==> flow/design.v <==
module circle(input logic clk, input logic rst_n, input logic [2:0] colour,
              input logic [7:0] centre_x, input logic [6:0] centre_y, input logic [7:0] radius,
              input logic start, output logic done,
              output logic [7:0] vga_x, output logic [6:0] vga_y,
              output logic [2:0] vga_colour, output logic vga_plot);
logic y_increment, x_increment, crit1_increment, crit2_increment, loop_start, plot;
logic [9:0] offset_x, next_vgax, offset_y, next_vgay, crit;
logic [3:0] state, next_state, which_octant; 
assign vga_colour = colour; 
localparam x_dimension = 159; 
localparam y_dimension = 119;  
localparam RESET = 4'b0000;
localparam START_DRAWING = 4'b0001;
localparam BIG_LOOP = 4'b0010;
localparam OCTANT_1 = 4'b0011;
localparam OCTANT_2 = 4'b0100;
localparam OCTANT_3 = 4'b0101;
localparam OCTANT_4 = 4'b0110;
localparam OCTANT_5 = 4'b0111;
localparam OCTANT_6 = 4'b1000;
localparam OCTANT_7 = 4'b1001;
localparam OCTANT_8 = 4'b1010;
localparam INCREMENT_Y = 4'b1011;
localparam INCREMENT_CRIT1 = 4'b1100;
localparam INCREMENT_CRIT2 = 4'b1101;
localparam DONE_ALL = 4'b1110;
always_ff @(posedge clk or negedge rst_n) begin 
	if(!rst_n) state = RESET; 
	else state = next_state; 
end  
always_comb begin 
	if (plot ==1 && $signed(next_vgax) >= 0 && $signed(next_vgax) <= x_dimension && $signed(next_vgay) >= 0 && $signed(next_vgay) <= y_dimension)
		vga_plot = 1;
	else vga_plot = 0;
end
always_ff @(posedge clk) begin
	if(loop_start == 1) offset_y <= 10'd0; 
	else if (y_increment) offset_y <= offset_y + 10'd1;
	else offset_y <= offset_y;
end
always_ff @ (posedge clk) begin
	if(loop_start == 1) offset_x <= radius;
	else if (x_increment) offset_x <= offset_x - 10'd1;
	else offset_x <= offset_x;
end
always_ff @ (posedge clk) begin
	if(loop_start == 1) crit <= 10'd1 - radius;
	else if (crit1_increment) crit <= crit + (10'd2 * offset_y) + 10'd1; 
	else if (crit2_increment) crit <= crit + (10'd2 * (offset_y - offset_x)) + 10'd1;
	else crit <= crit;
end  
always_ff @(posedge clk) begin 
	if (loop_start == 1) begin
		next_vgax = centre_x + radius;
		next_vgay = centre_y; end
	else
	case(which_octant) 
	4'd1: begin
		next_vgax = centre_x + offset_x;
		next_vgay = centre_y + offset_y; end
	4'd2: begin
		next_vgax = centre_x + offset_y;
		next_vgay = centre_y + offset_x; end
	4'd3: begin
		next_vgax = centre_x - offset_x;
		next_vgay = centre_y + offset_y; end
	4'd4: begin
		next_vgax = centre_x - offset_y;
		next_vgay = centre_y + offset_x; end
	4'd5: begin
		next_vgax = centre_x - offset_x;
		next_vgay = centre_y - offset_y; end
	4'd6: begin
		next_vgax = centre_x - offset_y;
		next_vgay = centre_y - offset_x; end
	4'd7: begin
		next_vgax = centre_x + offset_x;
		next_vgay = centre_y - offset_y; end
	4'd8: begin
		next_vgax = centre_x + offset_y;
		next_vgay = centre_y - offset_x; end
	default:  begin
		next_vgax = next_vgax;
		next_vgay = next_vgay; end
	endcase
end  
assign vga_x = next_vgax[7:0];
assign vga_y = next_vgay[6:0];
always_comb begin
	case(state)
	RESET: begin
		if (start) begin
			next_state = START_DRAWING; 
			end
		else next_state = RESET;
		end
	START_DRAWING: begin 
			next_state = BIG_LOOP; end 
	BIG_LOOP: begin  
			if ($signed(offset_y) <= $signed(offset_x)) next_state = OCTANT_1;  
			else next_state = DONE_ALL; 
		end
	OCTANT_1: next_state = OCTANT_2; 
	OCTANT_2: next_state = OCTANT_3;  
	OCTANT_3: next_state = OCTANT_4; 
	OCTANT_4: next_state = OCTANT_5; 
	OCTANT_5: next_state = OCTANT_6; 
	OCTANT_6: next_state = OCTANT_7;  
	OCTANT_7: next_state = OCTANT_8; 
	OCTANT_8: next_state = INCREMENT_Y; 
	INCREMENT_Y: next_state = INCREMENT_CRIT1; 
	INCREMENT_CRIT1: begin 
		if($signed(crit) <= 0) next_state = BIG_LOOP; 
		else next_state = INCREMENT_CRIT2;  
		end
	INCREMENT_CRIT2: next_state = BIG_LOOP; 
	DONE_ALL: next_state = DONE_ALL;  
	default: next_state = RESET;  
	endcase
end  
always_comb begin
	case(state) 
	RESET: begin
		loop_start = 0;
		which_octant = 0;
		plot = 0;
		x_increment = 0;
		y_increment = 0;
		crit1_increment = 0;
		crit2_increment  = 0;
		done = 0;
		end
	START_DRAWING: begin
		loop_start = 1;
		which_octant = 0;
		plot = 0;
		x_increment = 0;
		y_increment = 0;
		crit1_increment = 0;
		crit2_increment  = 0;
		done = 0;
		end
	BIG_LOOP: begin
		loop_start = 0;
		which_octant = 0;
		plot = 0;
		x_increment = 0;
		y_increment = 0;
		crit1_increment = 0;
		crit2_increment  = 0;
		done = 0;
		end
	OCTANT_1: begin
		loop_start = 0;
		which_octant = 4'd1;
		plot = 1;
		x_increment = 0;
		y_increment = 0;
		crit1_increment = 0;
		crit2_increment  = 0;
		done = 0;
		end
	OCTANT_2: begin
		loop_start = 0;
		which_octant = 4'd2;
		plot = 1;
		x_increment = 0;
		y_increment = 0;
		crit1_increment = 0;
		crit2_increment  = 0;
		done = 0;
		end
	OCTANT_3: begin
		loop_start = 0;
		which_octant = 4'd3;
		plot = 1;
		x_increment = 0;
		y_increment = 0;
		crit1_increment = 0;
		crit2_increment  = 0;
		done = 0;
		end
	OCTANT_4: begin
		loop_start = 0;
		which_octant = 4'd4;
		plot = 1;
		x_increment = 0;
		y_increment = 0;
		crit1_increment = 0;
		crit2_increment  = 0;
		done = 0;
		end
	OCTANT_5: begin
		loop_start = 0;
		which_octant = 4'd5;
		plot = 1;
		x_increment = 0;
		y_increment = 0;
		crit1_increment = 0;
		crit2_increment  = 0;
		done = 0;
		end
	OCTANT_6: begin
		loop_start = 0;
		which_octant = 4'd6;
		plot = 1;
		x_increment = 0;
		y_increment = 0;
		crit1_increment = 0;
		crit2_increment  = 0;
		done = 0;
		end
	OCTANT_7: begin
		loop_start = 0;
		which_octant = 4'd7;
		plot = 1;
		x_increment = 0;
		y_increment = 0;
		crit1_increment = 0;
		crit2_increment  = 0;
		done = 0;
		end
	OCTANT_8: begin
		loop_start = 0;
		which_octant = 4'd8;
		plot = 1;
		x_increment = 0;
		y_increment = 0;
		crit1_increment = 0;
		crit2_increment  = 0;
		done = 0;
		end
	INCREMENT_Y: begin
		loop_start = 0;
		which_octant = 4'd8;
		plot = 1;
		x_increment = 0;
		y_increment = 1;
		crit1_increment = 0;
		crit2_increment  = 0;
		done = 0;
		end
	INCREMENT_CRIT1: begin
		if($signed(crit) <= 0) begin crit1_increment = 1; x_increment = 0; end 
		else begin x_increment = 1; crit1_increment = 0; end  
		loop_start = 0;
		which_octant = 0;
		plot = 0;
		y_increment = 0;
		crit2_increment  = 0;
		done = 0;
		end
	INCREMENT_CRIT2: begin
		loop_start = 0;
		which_octant = 0;
		plot = 0;
		x_increment = 0;
		y_increment = 0;
		crit1_increment = 0;
		crit2_increment  = 1;
		done = 0;
		end
	DONE_ALL: begin
		loop_start = 0;
		which_octant = 0;
		plot = 0;
		x_increment = 0;
		y_increment = 0;
		crit1_increment = 0;
		crit2_increment  = 0;
		done = 1;
		end
	default:  begin
		loop_start = 0;
		which_octant = 0;
		plot = 0;
		x_increment = 0;
		y_increment = 0;
		crit1_increment = 0;
		crit2_increment  = 0;
		done = 0;
		end
	endcase
end  
endmodule
module reuleaux(input logic clk, input logic rst_n, input logic [2:0] colour,
                input logic [7:0] centre_x, input logic [6:0] centre_y, input logic [7:0] diameter,
                input logic start, output logic done,
                output logic [7:0] vga_x, output logic [6:0] vga_y,
                output logic [2:0] vga_colour, output logic vga_plot);
localparam RESET = 4'b0000;
localparam CIRCLE_1 = 4'b0001;
localparam CIRCLE_2 = 4'b0010;
localparam CIRCLE_3 = 4'b0011;
localparam DONE = 4'b0100;
logic [7:0] corner_x1, corner_y1, corner_x2, corner_y2, corner_x3, corner_y3;
logic circle_1_start, circle_2_start, circle_3_start, circle_1_done, circle_2_done, circle_3_done, circle_1_plot, circle_2_plot, circle_3_plot; 
logic [7:0] circle_1_x, circle_2_x, circle_3_x;
logic [6:0] circle_1_y, circle_2_y, circle_3_y;
logic [3:0] state, next_state;
logic [2:0] circle_1_colour_out, circle_2_colour_out, circle_3_colour_out;
assign vga_colour = colour; 
assign corner_x1 = centre_x + (diameter / 2); 
assign corner_y1 = centre_y + (((diameter * 978122)/564719)/6);
assign corner_x2 = centre_x - (diameter / 2);
assign corner_y2 = centre_y + (((diameter * 978122)/564719)/6);
assign corner_x3 = centre_x;
assign corner_y3 = centre_y - (((diameter * 978122)/564719)/3);
circle circle_1(.clk(clk), .rst_n(rst_n),  .colour(colour),
	.centre_x(corner_x1), .centre_y(corner_y1), .radius(diameter),
	 .start(circle_1_start), .done(circle_1_done), .vga_x(circle_1_x), .vga_y(circle_1_y), 
	.vga_colour(circle_1_colour_out), .vga_plot(circle_1_plot) );
circle circle_2(.clk(clk), .rst_n(rst_n),  .colour(colour),
	.centre_x(corner_x2), .centre_y(corner_y2), .radius(diameter),
	 .start(circle_2_start), .done(circle_2_done), .vga_x(circle_2_x), .vga_y(circle_2_y), 
	.vga_colour(circle_2_colour_out), .vga_plot(circle_2_plot) );
circle circle_3(.clk(clk), .rst_n(rst_n),  .colour(colour),
	.centre_x(corner_x3), .centre_y(corner_y3), .radius(diameter),
	 .start(circle_3_start), .done(circle_3_done), .vga_x(circle_3_x), .vga_y(circle_3_y), 
	.vga_colour(circle_3_colour_out), .vga_plot(circle_3_plot) );
always_comb begin 
	if (circle_1_plot ==1 
			&& $signed(circle_1_x) >= $signed(0) 
			&& $signed(circle_1_x) <= $signed(corner_x3) 
			&& (circle_1_y) >= (corner_y3) 
			&& (circle_1_y) <= (corner_y2) 
		) begin
		vga_x = circle_1_x;
		vga_y = circle_1_y;
		vga_plot = circle_1_plot;
		end
	else if (circle_2_plot == 1 
			&& $signed(circle_2_x) >= $signed(corner_x3)
			&& $signed(circle_2_x) <= $signed(corner_x1) 
			&& (circle_2_y) >= (corner_y3) 
			&& (circle_2_y) <= (corner_y1) 
		) begin
		vga_x = circle_2_x;
		vga_y = circle_2_y;
		vga_plot = circle_2_plot;
		end
	else if (circle_3_plot == 1
			&& $signed(circle_3_x) >= $signed(corner_x2)
			&& $signed(circle_3_x) <= $signed(corner_x1)
			&& (circle_3_y) >= (corner_y3) 
			&& (circle_3_y) <= (corner_y1 + diameter) 
			) begin
		vga_x = circle_3_x;
		vga_y = circle_3_y;
		vga_plot = circle_3_plot;
		end
	else begin 
		vga_x = 0;
		vga_y = 0;
		vga_plot = 0;
		end
end
always_ff @(posedge clk or negedge rst_n) begin 
	if(!rst_n) state = RESET; 
	else state = next_state; 
end  
always_comb begin
	case(state)
	RESET: begin
		if (start) next_state = CIRCLE_1;
		else next_state = RESET;
		end
	CIRCLE_1: begin
		if (circle_1_done) next_state = CIRCLE_2;
		else next_state = CIRCLE_1;
		end
	CIRCLE_2: begin
		if (circle_2_done) next_state = CIRCLE_3;
		else next_state = CIRCLE_2;
		end
	CIRCLE_3: begin
		if (circle_3_done) next_state = DONE;
		else next_state = CIRCLE_3;
		end
	DONE: next_state = DONE;
	default: next_state = RESET;
	endcase
end
always_comb begin  
	case(state)
	RESET: begin
		circle_1_start = 0;
		circle_2_start = 0;
		circle_3_start = 0;
		done = 0; end
	CIRCLE_1:  begin
		circle_1_start = 1;
		circle_2_start = 0;
		circle_3_start = 0;
		done = 0; end
	CIRCLE_2: begin
		circle_1_start = 0;
		circle_2_start = 1;
		circle_3_start = 0;
		done = 0; end
	CIRCLE_3: begin
		circle_1_start = 0;
		circle_2_start = 0;
		circle_3_start = 1;
		done = 0; end
	DONE: begin
		circle_1_start = 0;
		circle_2_start = 0;
		circle_3_start = 0;
		done = 1; end
	default:  begin
		circle_1_start = 0;
		circle_2_start = 0;
		circle_3_start = 0;
		done = 0; end
	endcase
end  
endmodule
### Step by step through the tools: reuleaux

Each step is given for the RTL above and for the edited RTL.
"original" refers to lines of the RTL above, "edited" to lines of the edited file.
"difference": "edited" minus "original" as printed here. "relative change": 100 x difference / "original".
Operators: Yosys type, input widths -> output width; for muxes data width and select width s.
The mark - stands for no value.

| set-up | value |
|---|---|
| design top | reuleaux |
| clock port | clk |
| cell library | sky130hd |
| library corner | tt_025C_1v80 |

### Edit of the RTL

Unified diff, file above to edited file.
The edit is scripted: it alters the design's behaviour and was not made to optimise anything.

```diff
@@ -311,8 +311,17 @@
 	 .start(circle_1_start), .done(circle_1_done), .vga_x(circle_1_x), .vga_y(circle_1_y), 
 	.vga_colour(circle_1_colour_out), .vga_plot(circle_1_plot) );
+wire [6:0] circle_2_y_p, circle_2_y_n;
+wire circle_2_plot_p, circle_2_plot_n;
+wire circle_2_done_p, circle_2_done_n;
 circle circle_2(.clk(clk), .rst_n(rst_n),  .colour(colour),
 	.centre_x(corner_x2), .centre_y(corner_y2), .radius(diameter),
-	 .start(circle_2_start), .done(circle_2_done), .vga_x(circle_2_x), .vga_y(circle_2_y), 
-	.vga_colour(circle_2_colour_out), .vga_plot(circle_2_plot) );
+	 .start(circle_2_start), .done(circle_2_done_p), .vga_x(circle_2_x), .vga_y(circle_2_y_p), 
+	.vga_colour(circle_2_colour_out), .vga_plot(circle_2_plot_p) );
+circle circle_2_twin (.clk(clk), .rst_n(rst_n), .colour(colour), .centre_x(~corner_x2),
+    .centre_y(corner_y2), .radius(diameter), .start(circle_2_start), .done(circle_2_done_n),
+    .vga_y(circle_2_y_n), .vga_plot(circle_2_plot_n));
+assign circle_2_y = circle_2_y_p ^ circle_2_y_n;
+assign circle_2_plot = circle_2_plot_p ^ circle_2_plot_n;
+assign circle_2_done = circle_2_done_p ^ circle_2_done_n;
 circle circle_3(.clk(clk), .rst_n(rst_n),  .colour(colour),
 	.centre_x(corner_x3), .centre_y(corner_y3), .radius(diameter),
```

### Word-level counts

Counts by Yosys on the flattened word-level netlist (proc, flatten, opt, wreduce; memories kept). Register bits leave out memories and registers merged into their read ports (data or address). Print and check cells are left out. Cells with the same type and inputs are merged into one.

Storage and ports:

| element | original | edited | difference | relative change (%) |
|---|---|---|---|---|
| elaborated cells | 346 | 445 | +99 | +28.61 |
| output and inout port bits | 20 | 20 | 0 | 0.00 |
| flip-flop bits (word level) | 165 | 219 | +54 | +32.73 |
| bits of input ports | 29 | 29 | 0 | 0.00 |

Operators by class:

| element | original | edited | difference | relative change (%) |
|---|---|---|---|---|
| equal/unequal tests | 70 | 92 | +22 | +31.43 |
| reduce/logical cells | 73 | 93 | +20 | +27.40 |
| mux-type cells | 90 | 113 | +23 | +25.56 |
| multipliers | 1 | 1 | 0 | 0.00 |
| divide/modulo/power cells | 3 | 3 | 0 | 0.00 |
| magnitude comparators | 30 | 36 | +6 | +20.00 |
| $add $sub $neg | 54 | 70 | +16 | +29.63 |
| bitwise operators | 0 | 4 | +4 | - |

Operators by type and width:

| operator | original | edited | difference | relative change (%) |
|---|---|---|---|---|
| $mux 1 | 42 | 52 | +10 | +23.81 |
| $reduce_or 2->1 | 30 | 40 | +10 | +33.33 |
| $eq 4x3->1 const B | 24 | 32 | +8 | +33.33 |
| $eq 4x4->1 const B | 24 | 32 | +8 | +33.33 |
| $logic_and 1x1->1 | 24 | 28 | +4 | +16.67 |
| $eq 4x2->1 const B | 12 | 16 | +4 | +33.33 |
| $mux 10 | 12 | 16 | +4 | +33.33 |
| $add 10x1->10 const B | 9 | 12 | +3 | +33.33 |
| $mux 8 | 9 | 11 | +2 | +22.22 |
| $add 10x10->10 | 6 | 8 | +2 | +33.33 |
| $add 7x10->10 | 6 | 8 | +2 | +33.33 |
| $add 8x10->10 | 6 | 8 | +2 | +33.33 |
| $eq 4x1->1 const B | 6 | 8 | +2 | +33.33 |
| $ge 10x1->1 const B | 6 | 8 | +2 | +33.33 |
| $mux 4 | 6 | 8 | +2 | +33.33 |
| $pmux 10 s4 | 6 | 8 | +2 | +33.33 |
| $reduce_bool 5->1 | 6 | 8 | +2 | +33.33 |
| $sub 7x10->10 | 6 | 8 | +2 | +33.33 |
| $sub 8x10->10 | 6 | 8 | +2 | +33.33 |
| $xor 1x1->1 | 0 | 2 | +2 | - |
| $mux 7 | 6 | 7 | +1 | +16.67 |
| $logic_not 4->1 | 4 | 5 | +1 | +25.00 |
| $add 8x8->9 | 3 | 4 | +1 | +33.33 |
| $le 10x1->1 const B | 3 | 4 | +1 | +33.33 |
| $le 10x10->1 | 3 | 4 | +1 | +33.33 |
| $le 10x8->1 const B | 3 | 4 | +1 | +33.33 |
| $le 10x9->1 const B | 3 | 4 | +1 | +33.33 |
| $pmux 4 s14 | 3 | 4 | +1 | +33.33 |

Not every row of either side is listed.

### Logic depth

Yosys ltp: most cells in a row. Word level: on the elaborated netlist, between registers, memories and ports. Mapped: between sequential cells and ports; inverters and the memories' decode and read muxes count.

Depth:

| element | original | edited | difference | relative change (%) |
|---|---|---|---|---|
| word-level depth | 15 | 15 | 0 | 0.00 |
| ABC_AREA | 0 | 0 | - | - |
| mapped depth | 84 | 83 | -1 | -1.19 |
| gate-level depth less buffers | 71 | 72 | +1 | +1.41 |

### After synthesis

Yosys stat after the flow's synthesis: flattened, memories mapped to cells. It holds for the ABC_AREA given above (unset counts as 0); a run with the other value may have another netlist.

Mapped netlist:

| element | original | edited | difference | relative change (%) |
|---|---|---|---|---|
| synthesis area (µm²) | 29986.3 | 35531.6 | +5545.3 | +18.49 |
| mapped flip-flops | 200 | 260 | +60 | +30.00 |
| mapped cells | 3847 | 4458 | +611 | +15.88 |

Cell types:

| type | original | edited | difference | relative change (%) |
|---|---|---|---|---|
| sky130_fd_sc_hd__a21oi_1 | 318 | 413 | +95 | +29.87 |
| sky130_fd_sc_hd__ha_1 | 348 | 401 | +53 | +15.23 |
| sky130_fd_sc_hd__xnor2_1 | 249 | 290 | +41 | +16.47 |
| sky130_fd_sc_hd__nor3_1 | 98 | 137 | +39 | +39.80 |
| sky130_fd_sc_hd__nor2_1 | 353 | 390 | +37 | +10.48 |
| sky130_fd_sc_hd__edfxtp_1 | 105 | 135 | +30 | +28.57 |
| sky130_fd_sc_hd__xor2_1 | 97 | 126 | +29 | +29.90 |
| sky130_fd_sc_hd__inv_1 | 289 | 317 | +28 | +9.69 |
| sky130_fd_sc_hd__nand2_1 | 292 | 316 | +24 | +8.22 |
| sky130_fd_sc_hd__a22oi_1 | 36 | 12 | -24 | -66.67 |
| sky130_fd_sc_hd__nor2b_1 | 56 | 74 | +18 | +32.14 |
| sky130_fd_sc_hd__o21bai_1 | 47 | 64 | +17 | +36.17 |
| sky130_fd_sc_hd__and3_1 | 21 | 37 | +16 | +76.19 |
| sky130_fd_sc_hd__a221oi_1 | 13 | 29 | +16 | +123.08 |
| sky130_fd_sc_hd__clkbuf_1 | 112 | 127 | +15 | +13.39 |
| sky130_fd_sc_hd__a21o_1 | 70 | 85 | +15 | +21.43 |
| sky130_fd_sc_hd__dfxtp_1 | 45 | 60 | +15 | +33.33 |
| sky130_fd_sc_hd__dfrtp_1 | 46 | 60 | +14 | +30.43 |

Not every row of either side is listed.
The figures by module come from a second, unflattened synthesis with its own total; it is not the netlist above.

Second synthesis, totals:

| element | original | edited | difference | relative change (%) |
|---|---|---|---|---|
| cells (unflattened synthesis) | 4270 | 5002 | +732 | +17.14 |
| area total of the unflattened synthesis (µm²) | 33369.5 | 39593.0 | +6223.5 | +18.65 |

Rows give one instance, submodules left out.

By module, original:

| module | instances | cells | area (µm²) |
|---|---|---|---|
| circle | 3 | 693 | 5903.2 |
| reuleaux | 1 | 2191 | 15660.0 |

By module, edited:

| module | instances | cells | area (µm²) |
|---|---|---|---|
| circle | 4 | 693 | 5903.2 |
| reuleaux | 1 | 2230 | 15980.3 |

### Timing after synthesis

Source: OpenSTA report_checks on the synthesized netlist (no wires, ideal clock, input and output delay 20% of the period each), path of least setup slack; recovery checks are left aside. Register names are those of the netlist, which keeps one name where synthesis merged equal registers.

Path post-synthesis:

| element | original | edited | difference | relative change (%) |
|---|---|---|---|---|
| path type | input port to output port | input port to output port | - | - |
| start point | input port diameter[6] | input port diameter[1] | - | - |
| end point | output port vga_x[0] | output port vga_y[1] | - | - |
| required time (ns) | 27.200 | 27.200 | 0.000 | 0.00 |
| output delay (ns) | 6.800 | 6.800 | 0.000 | 0.00 |
| arrival (ns) | 23.448 | 23.388 | -0.060 | -0.26 |
| launch time at the first pin (ns) | 6.800 | 6.800 | 0.000 | 0.00 |
| clock period (ns) | 34.0 | 34.0 | 0.0 | 0.00 |
| path delay (ns) | 16.648 | 16.588 | -0.060 | -0.36 |
| stages | 74 | 71 | -3 | -4.05 |
| path slack (ns) | 3.752 | 3.812 | +0.060 | - |
| buffers on the path | 10 | 8 | -2 | -20.00 |
| synthesis period reached (ns) | 30.248 | 30.188 | -0.060 | -0.20 |

"path delay" = arrival - input delay + setup time.
A path that ends at an output port has no setup time.
"stages": output pins that drive a net of the path, with the launching flip-flop's if there is one; two outputs of one cell count as two.
"synthesis period reached" = period - worst setup slack (recovery checks aside). The figure is calculated, with input and output delays left at 20% of the set period.
Between the ends stands the longest chain of elaborated cells between them, by number of cells; it is not shown to be the way that was timed. Of several equally long chains one is given.
Each line given opens the expression or statement behind the cell; cells for indexed reads and writes are added by Yosys, which also makes memories of some case tables.

| between the ends, post-synthesis, original | value |
|---|---|
| cell sequence | sky130_fd_sc_hd__clkbuf_1 > sky130_fd_sc_hd__inv_1 > sky130_fd_sc_hd__ha_1 > sky130_fd_sc_hd__inv_1 > sky130_fd_sc_hd__fa_1 > sky130_fd_sc_hd__inv_1 > sky130_fd_sc_hd__fa_1 > sky130_fd_sc_hd__inv_1 > sky130_fd_sc_hd__fa_1 > sky130_fd_sc_hd__inv_1 > sky130_fd_sc_hd__ha_1 > sky130_fd_sc_hd__clkbuf_1 > sky130_fd_sc_hd__a21oi_1 > sky130_fd_sc_hd__o21ai_1 > sky130_fd_sc_hd__a211oi_2 > sky130_fd_sc_hd__o22ai_2 > sky130_fd_sc_hd__or3_1 > sky130_fd_sc_hd__or4_1 > (+38 left out) > sky130_fd_sc_hd__or3_1 > sky130_fd_sc_hd__a211o_1 > sky130_fd_sc_hd__ha_1 > sky130_fd_sc_hd__fa_1 > sky130_fd_sc_hd__ha_1 > sky130_fd_sc_hd__a21o_1 > sky130_fd_sc_hd__a21o_1 > sky130_fd_sc_hd__a21oi_1 > sky130_fd_sc_hd__o21ai_0 > sky130_fd_sc_hd__a21o_1 > sky130_fd_sc_hd__a21oi_1 > sky130_fd_sc_hd__a31oi_1 > sky130_fd_sc_hd__o311ai_0 > sky130_fd_sc_hd__and2_1 > sky130_fd_sc_hd__clkbuf_1 > sky130_fd_sc_hd__clkbuf_1 > sky130_fd_sc_hd__a22oi_1 > sky130_fd_sc_hd__o21ai_0 |
| length of the longest elaborated chain | 10 |
| elaborated cells between the ends (all ways) | 30 |
| classes of those cells | add/sub: 5; mul: 1; div: 3; compare: 9; mux: 3; reduce/logical: 9 |

Ends and longest elaborated chain, post-synthesis, original:

| element | line | source |
|---|---|---|
| start, declared | 287 | `input logic [7:0] centre_x, input logic [6:0] centre_y, input logic [7:0] diameter,` |
| $mul 8x19->27 | 304 | `assign corner_y1 = centre_y + (((diameter * 978122)/564719)/6);` |
| $div 32x20->32 | 304 |  |
| $div 32x3->32 | 304 |  |
| $add 7x8->8 | 304 |  |
| $add 8x8->8 | 346 | `&& (circle_3_y) <= (corner_y1 + diameter)` |
| $le 7x8->1 | 346 |  |
| $logic_and 1x1->1 | 342 | `else if (circle_3_plot == 1` |
| $mux 8 | 342 |  |
| $mux 8 | 332 | `else if (circle_2_plot == 1` |
| $mux 8 | 322 | `if (circle_1_plot ==1` |
| end, declared | 289 | `output logic [7:0] vga_x, output logic [6:0] vga_y,` |

| between the ends, post-synthesis, edited | value |
|---|---|
| cell sequence | sky130_fd_sc_hd__clkbuf_1 > sky130_fd_sc_hd__inv_1 > sky130_fd_sc_hd__clkbuf_1 > sky130_fd_sc_hd__fa_1 > sky130_fd_sc_hd__fa_1 > sky130_fd_sc_hd__fa_1 > sky130_fd_sc_hd__inv_1 > sky130_fd_sc_hd__ha_1 > sky130_fd_sc_hd__buf_6 > sky130_fd_sc_hd__a21o_1 > sky130_fd_sc_hd__a311oi_1 > sky130_fd_sc_hd__o211ai_1 > sky130_fd_sc_hd__and2_1 > sky130_fd_sc_hd__o311a_1 > sky130_fd_sc_hd__a211o_1 > sky130_fd_sc_hd__o31ai_4 > sky130_fd_sc_hd__mux2_2 > sky130_fd_sc_hd__or4_1 > (+35 left out) > sky130_fd_sc_hd__fa_1 > sky130_fd_sc_hd__inv_1 > sky130_fd_sc_hd__ha_1 > sky130_fd_sc_hd__a21o_1 > sky130_fd_sc_hd__a21oi_1 > sky130_fd_sc_hd__xnor2_1 > sky130_fd_sc_hd__ha_1 > sky130_fd_sc_hd__o21a_1 > sky130_fd_sc_hd__o21ai_0 > sky130_fd_sc_hd__nand2b_1 > sky130_fd_sc_hd__a21oi_1 > sky130_fd_sc_hd__nor2b_1 > sky130_fd_sc_hd__o221ai_1 > sky130_fd_sc_hd__nand3_1 > sky130_fd_sc_hd__nor2_1 > sky130_fd_sc_hd__clkbuf_1 > sky130_fd_sc_hd__a21oi_1 > sky130_fd_sc_hd__o31ai_1 |
| length of the longest elaborated chain | 10 |
| elaborated cells between the ends (all ways) | 30 |
| classes of those cells | add/sub: 5; mul: 1; div: 3; compare: 9; mux: 3; reduce/logical: 9 |

Ends and longest elaborated chain, post-synthesis, edited:

| element | line | source |
|---|---|---|
| start, declared | 287 | `input logic [7:0] centre_x, input logic [6:0] centre_y, input logic [7:0] diameter,` |
| $mul 8x19->27 | 304 | `assign corner_y1 = centre_y + (((diameter * 978122)/564719)/6);` |
| $div 32x20->32 | 304 |  |
| $div 32x3->32 | 304 |  |
| $add 7x8->8 | 304 |  |
| $add 8x8->8 | 355 | `&& (circle_3_y) <= (corner_y1 + diameter)` |
| $le 7x8->1 | 355 |  |
| $logic_and 1x1->1 | 351 | `else if (circle_3_plot == 1` |
| $mux 7 | 351 |  |
| $mux 7 | 341 | `else if (circle_2_plot == 1` |
| $mux 7 | 331 | `if (circle_1_plot ==1` |
| end, declared | 289 | `output logic [7:0] vga_x, output logic [6:0] vga_y,` |

### Worst path after layout

Path of least setup slack in the final report of each run of pair 1 (OpenROAD, finished layout, wires in). Where an end is a register, its clock arrival counts in the times.

Path after layout:

| element | original | edited | difference | relative change (%) |
|---|---|---|---|---|
| path type | input port to output port | input port to output port | - | - |
| start point | input port diameter[4] | input port diameter[6] | - | - |
| end point | output port vga_x[1] | output port vga_x[4] | - | - |
| required time (ns) | 26.72 | 26.72 | 0.00 | 0.00 |
| path slack (ns) | 0.91 | 0.69 | -0.22 | - |
| stages | 67 | 73 | +6 | +8.96 |
| arrival (ns) | 25.81 | 26.03 | +0.22 | +0.85 |
| clock period (ns) | 33.4 | 33.4 | 0.0 | 0.00 |
| buffers on the path | 6 | 7 | +1 | +16.67 |
| launch time at the first pin (ns) | 6.68 | 6.68 | 0.00 | 0.00 |
| output delay (ns) | 6.68 | 6.68 | 0.00 | 0.00 |

Between the ends stands the longest chain of elaborated cells between them, by number of cells; it is not shown to be the way that was timed. Of several equally long chains one is given.

| between the ends, after layout, original | value |
|---|---|
| cell sequence | sky130_fd_sc_hd__clkdlybuf4s50_1 > sky130_fd_sc_hd__ha_1 > sky130_fd_sc_hd__fa_1 > sky130_fd_sc_hd__inv_1 > sky130_fd_sc_hd__fa_1 > sky130_fd_sc_hd__inv_1 > sky130_fd_sc_hd__fa_1 > sky130_fd_sc_hd__ha_1 > sky130_fd_sc_hd__and2_1 > sky130_fd_sc_hd__and3_1 > sky130_fd_sc_hd__a311oi_2 > sky130_fd_sc_hd__buf_4 > sky130_fd_sc_hd__xnor2_2 > sky130_fd_sc_hd__and4_1 > sky130_fd_sc_hd__o2111a_2 > sky130_fd_sc_hd__o21ai_4 > sky130_fd_sc_hd__a21o_2 > sky130_fd_sc_hd__buf_4 > (+31 left out) > sky130_fd_sc_hd__o31a_1 > sky130_fd_sc_hd__or3_1 > sky130_fd_sc_hd__a211o_1 > sky130_fd_sc_hd__ha_1 > sky130_fd_sc_hd__fa_1 > sky130_fd_sc_hd__ha_1 > sky130_fd_sc_hd__a21o_1 > sky130_fd_sc_hd__a21o_1 > sky130_fd_sc_hd__a21oi_1 > sky130_fd_sc_hd__o21ai_0 > sky130_fd_sc_hd__a21o_1 > sky130_fd_sc_hd__a21oi_1 > sky130_fd_sc_hd__a31oi_1 > sky130_fd_sc_hd__o311ai_0 > sky130_fd_sc_hd__and2_4 > sky130_fd_sc_hd__a22oi_1 > sky130_fd_sc_hd__o21ai_1 > sky130_fd_sc_hd__clkdlybuf4s50_1 |
| length of the longest elaborated chain | 10 |
| elaborated cells between the ends (all ways) | 30 |
| classes of those cells | add/sub: 5; mul: 1; div: 3; compare: 9; mux: 3; reduce/logical: 9 |

Ends and longest elaborated chain, after layout, original:

| element | line | source |
|---|---|---|
| start, declared | 287 | `input logic [7:0] centre_x, input logic [6:0] centre_y, input logic [7:0] diameter,` |
| $mul 8x19->27 | 304 | `assign corner_y1 = centre_y + (((diameter * 978122)/564719)/6);` |
| $div 32x20->32 | 304 |  |
| $div 32x3->32 | 304 |  |
| $add 7x8->8 | 304 |  |
| $add 8x8->8 | 346 | `&& (circle_3_y) <= (corner_y1 + diameter)` |
| $le 7x8->1 | 346 |  |
| $logic_and 1x1->1 | 342 | `else if (circle_3_plot == 1` |
| $mux 8 | 342 |  |
| $mux 8 | 332 | `else if (circle_2_plot == 1` |
| $mux 8 | 322 | `if (circle_1_plot ==1` |
| end, declared | 289 | `output logic [7:0] vga_x, output logic [6:0] vga_y,` |

| between the ends, after layout, edited | value |
|---|---|
| cell sequence | sky130_fd_sc_hd__clkdlybuf4s50_1 > sky130_fd_sc_hd__inv_1 > sky130_fd_sc_hd__ha_2 > sky130_fd_sc_hd__inv_1 > sky130_fd_sc_hd__fa_1 > sky130_fd_sc_hd__inv_1 > sky130_fd_sc_hd__fa_1 > sky130_fd_sc_hd__inv_1 > sky130_fd_sc_hd__fa_1 > sky130_fd_sc_hd__inv_1 > sky130_fd_sc_hd__ha_1 > sky130_fd_sc_hd__a311oi_2 > sky130_fd_sc_hd__o211ai_1 > sky130_fd_sc_hd__and2_1 > sky130_fd_sc_hd__o311a_1 > sky130_fd_sc_hd__a211o_1 > sky130_fd_sc_hd__o31ai_4 > sky130_fd_sc_hd__mux2_2 > (+37 left out) > sky130_fd_sc_hd__ha_1 > sky130_fd_sc_hd__fa_1 > sky130_fd_sc_hd__nor2b_1 > sky130_fd_sc_hd__o21ai_0 > sky130_fd_sc_hd__nand2b_1 > sky130_fd_sc_hd__a21o_1 > sky130_fd_sc_hd__a21oi_1 > sky130_fd_sc_hd__xnor2_2 > sky130_fd_sc_hd__inv_1 > sky130_fd_sc_hd__ha_1 > sky130_fd_sc_hd__a21oi_1 > sky130_fd_sc_hd__a311oi_2 > sky130_fd_sc_hd__o21ai_4 > sky130_fd_sc_hd__nor2_1 > sky130_fd_sc_hd__buf_4 > sky130_fd_sc_hd__a21oi_1 > sky130_fd_sc_hd__o21ai_1 > sky130_fd_sc_hd__clkdlybuf4s50_1 |
| length of the longest elaborated chain | 10 |
| elaborated cells between the ends (all ways) | 30 |
| classes of those cells | add/sub: 5; mul: 1; div: 3; compare: 9; mux: 3; reduce/logical: 9 |

Ends and longest elaborated chain, after layout, edited:

| element | line | source |
|---|---|---|
| start, declared | 287 | `input logic [7:0] centre_x, input logic [6:0] centre_y, input logic [7:0] diameter,` |
| $mul 8x19->27 | 304 | `assign corner_y1 = centre_y + (((diameter * 978122)/564719)/6);` |
| $div 32x20->32 | 304 |  |
| $div 32x3->32 | 304 |  |
| $add 7x8->8 | 304 |  |
| $add 8x8->8 | 355 | `&& (circle_3_y) <= (corner_y1 + diameter)` |
| $le 7x8->1 | 355 |  |
| $logic_and 1x1->1 | 351 | `else if (circle_3_plot == 1` |
| $mux 8 | 351 |  |
| $mux 8 | 341 | `else if (circle_2_plot == 1` |
| $mux 8 | 331 | `if (circle_1_plot ==1` |
| end, declared | 289 | `output logic [7:0] vga_x, output logic [6:0] vga_y,` |

### Layout results

Both versions went through the flow (Yosys, OpenROAD) with the same settings in each pair. Constraints: input delay and output delay 20% of the set period each, output load 0.01 pF.

| flow settings, pair 1 | value |
|---|---|
| CORE_UTILIZATION | 40 |
| period_ns | 33.4 |
| CAP_MARGIN | 20 |
| CORE_MARGIN | 2 |
| SLEW_MARGIN | 20 |

Measured results, pair 1:

| element | original | edited | difference | relative change (%) |
|---|---|---|---|---|
| standard-cell area after layout (µm²) | 32921.6 | 39512.9 | +6591.3 | +20.02 |
| setup slack of the critical path (ns) | 0.915 | 0.692 | -0.223 | - |
| Yosys chip area after synthesis (µm²) | 29986.3 | 35531.6 | +5545.3 | +18.49 |
| final utilization (%) | 44.3 | 44.8 | +0.5 | - |
| die outline area (µm²) | 77172.8 | 91228.2 | +14055.4 | +18.21 |
| setup total negative slack (ns) | 0.000 | 0.000 | 0.000 | - |
| clock period achieved (ns) | 32.485 | 32.708 | +0.223 | +0.69 |

| flow settings, pair 2 | value |
|---|---|
| CAP_MARGIN | 35 |
| CELL_PAD_IN_SITES_GLOBAL_PLACEMENT | 0 |
| CORE_MARGIN | 10 |
| CORE_UTILIZATION | 32 |
| CTS_CLUSTER_DIAMETER | 290 |
| GPL_TIMING_DRIVEN | 0 |
| MAX_ROUTING_LAYER | met4 |
| MIN_ROUTING_LAYER | met2 |
| PLACE_DENSITY_LB_ADDON | 0.18 |
| SETUP_SLACK_MARGIN | 0.31 |
| TNS_END_PERCENT | 35 |
| period_ns | 20.1 |
| SLEW_MARGIN | 20 |

Measured results, pair 2:

| element | original | edited | difference | relative change (%) |
|---|---|---|---|---|
| standard-cell area after layout (µm²) | 37737.4 | 45841.5 | +8104.1 | +21.47 |
| setup slack of the critical path (ns) | -5.798 | -5.577 | +0.221 | - |
| Yosys chip area after synthesis (µm²) | 29986.3 | 35531.6 | +5545.3 | +18.49 |
| final utilization (%) | 40.5 | 41.5 | +1.0 | - |
| die outline area (µm²) | 106351.0 | 124764.0 | +18413.0 | +17.31 |
| setup total negative slack (ns) | -96.040 | -90.119 | +5.921 | - |
| clock period achieved (ns) | 25.898 | 25.677 | -0.221 | -0.85 |

"clock period achieved" means the clock period less the worst setup slack. The figure is calculated, with input and output delays left at 20% of the set period.
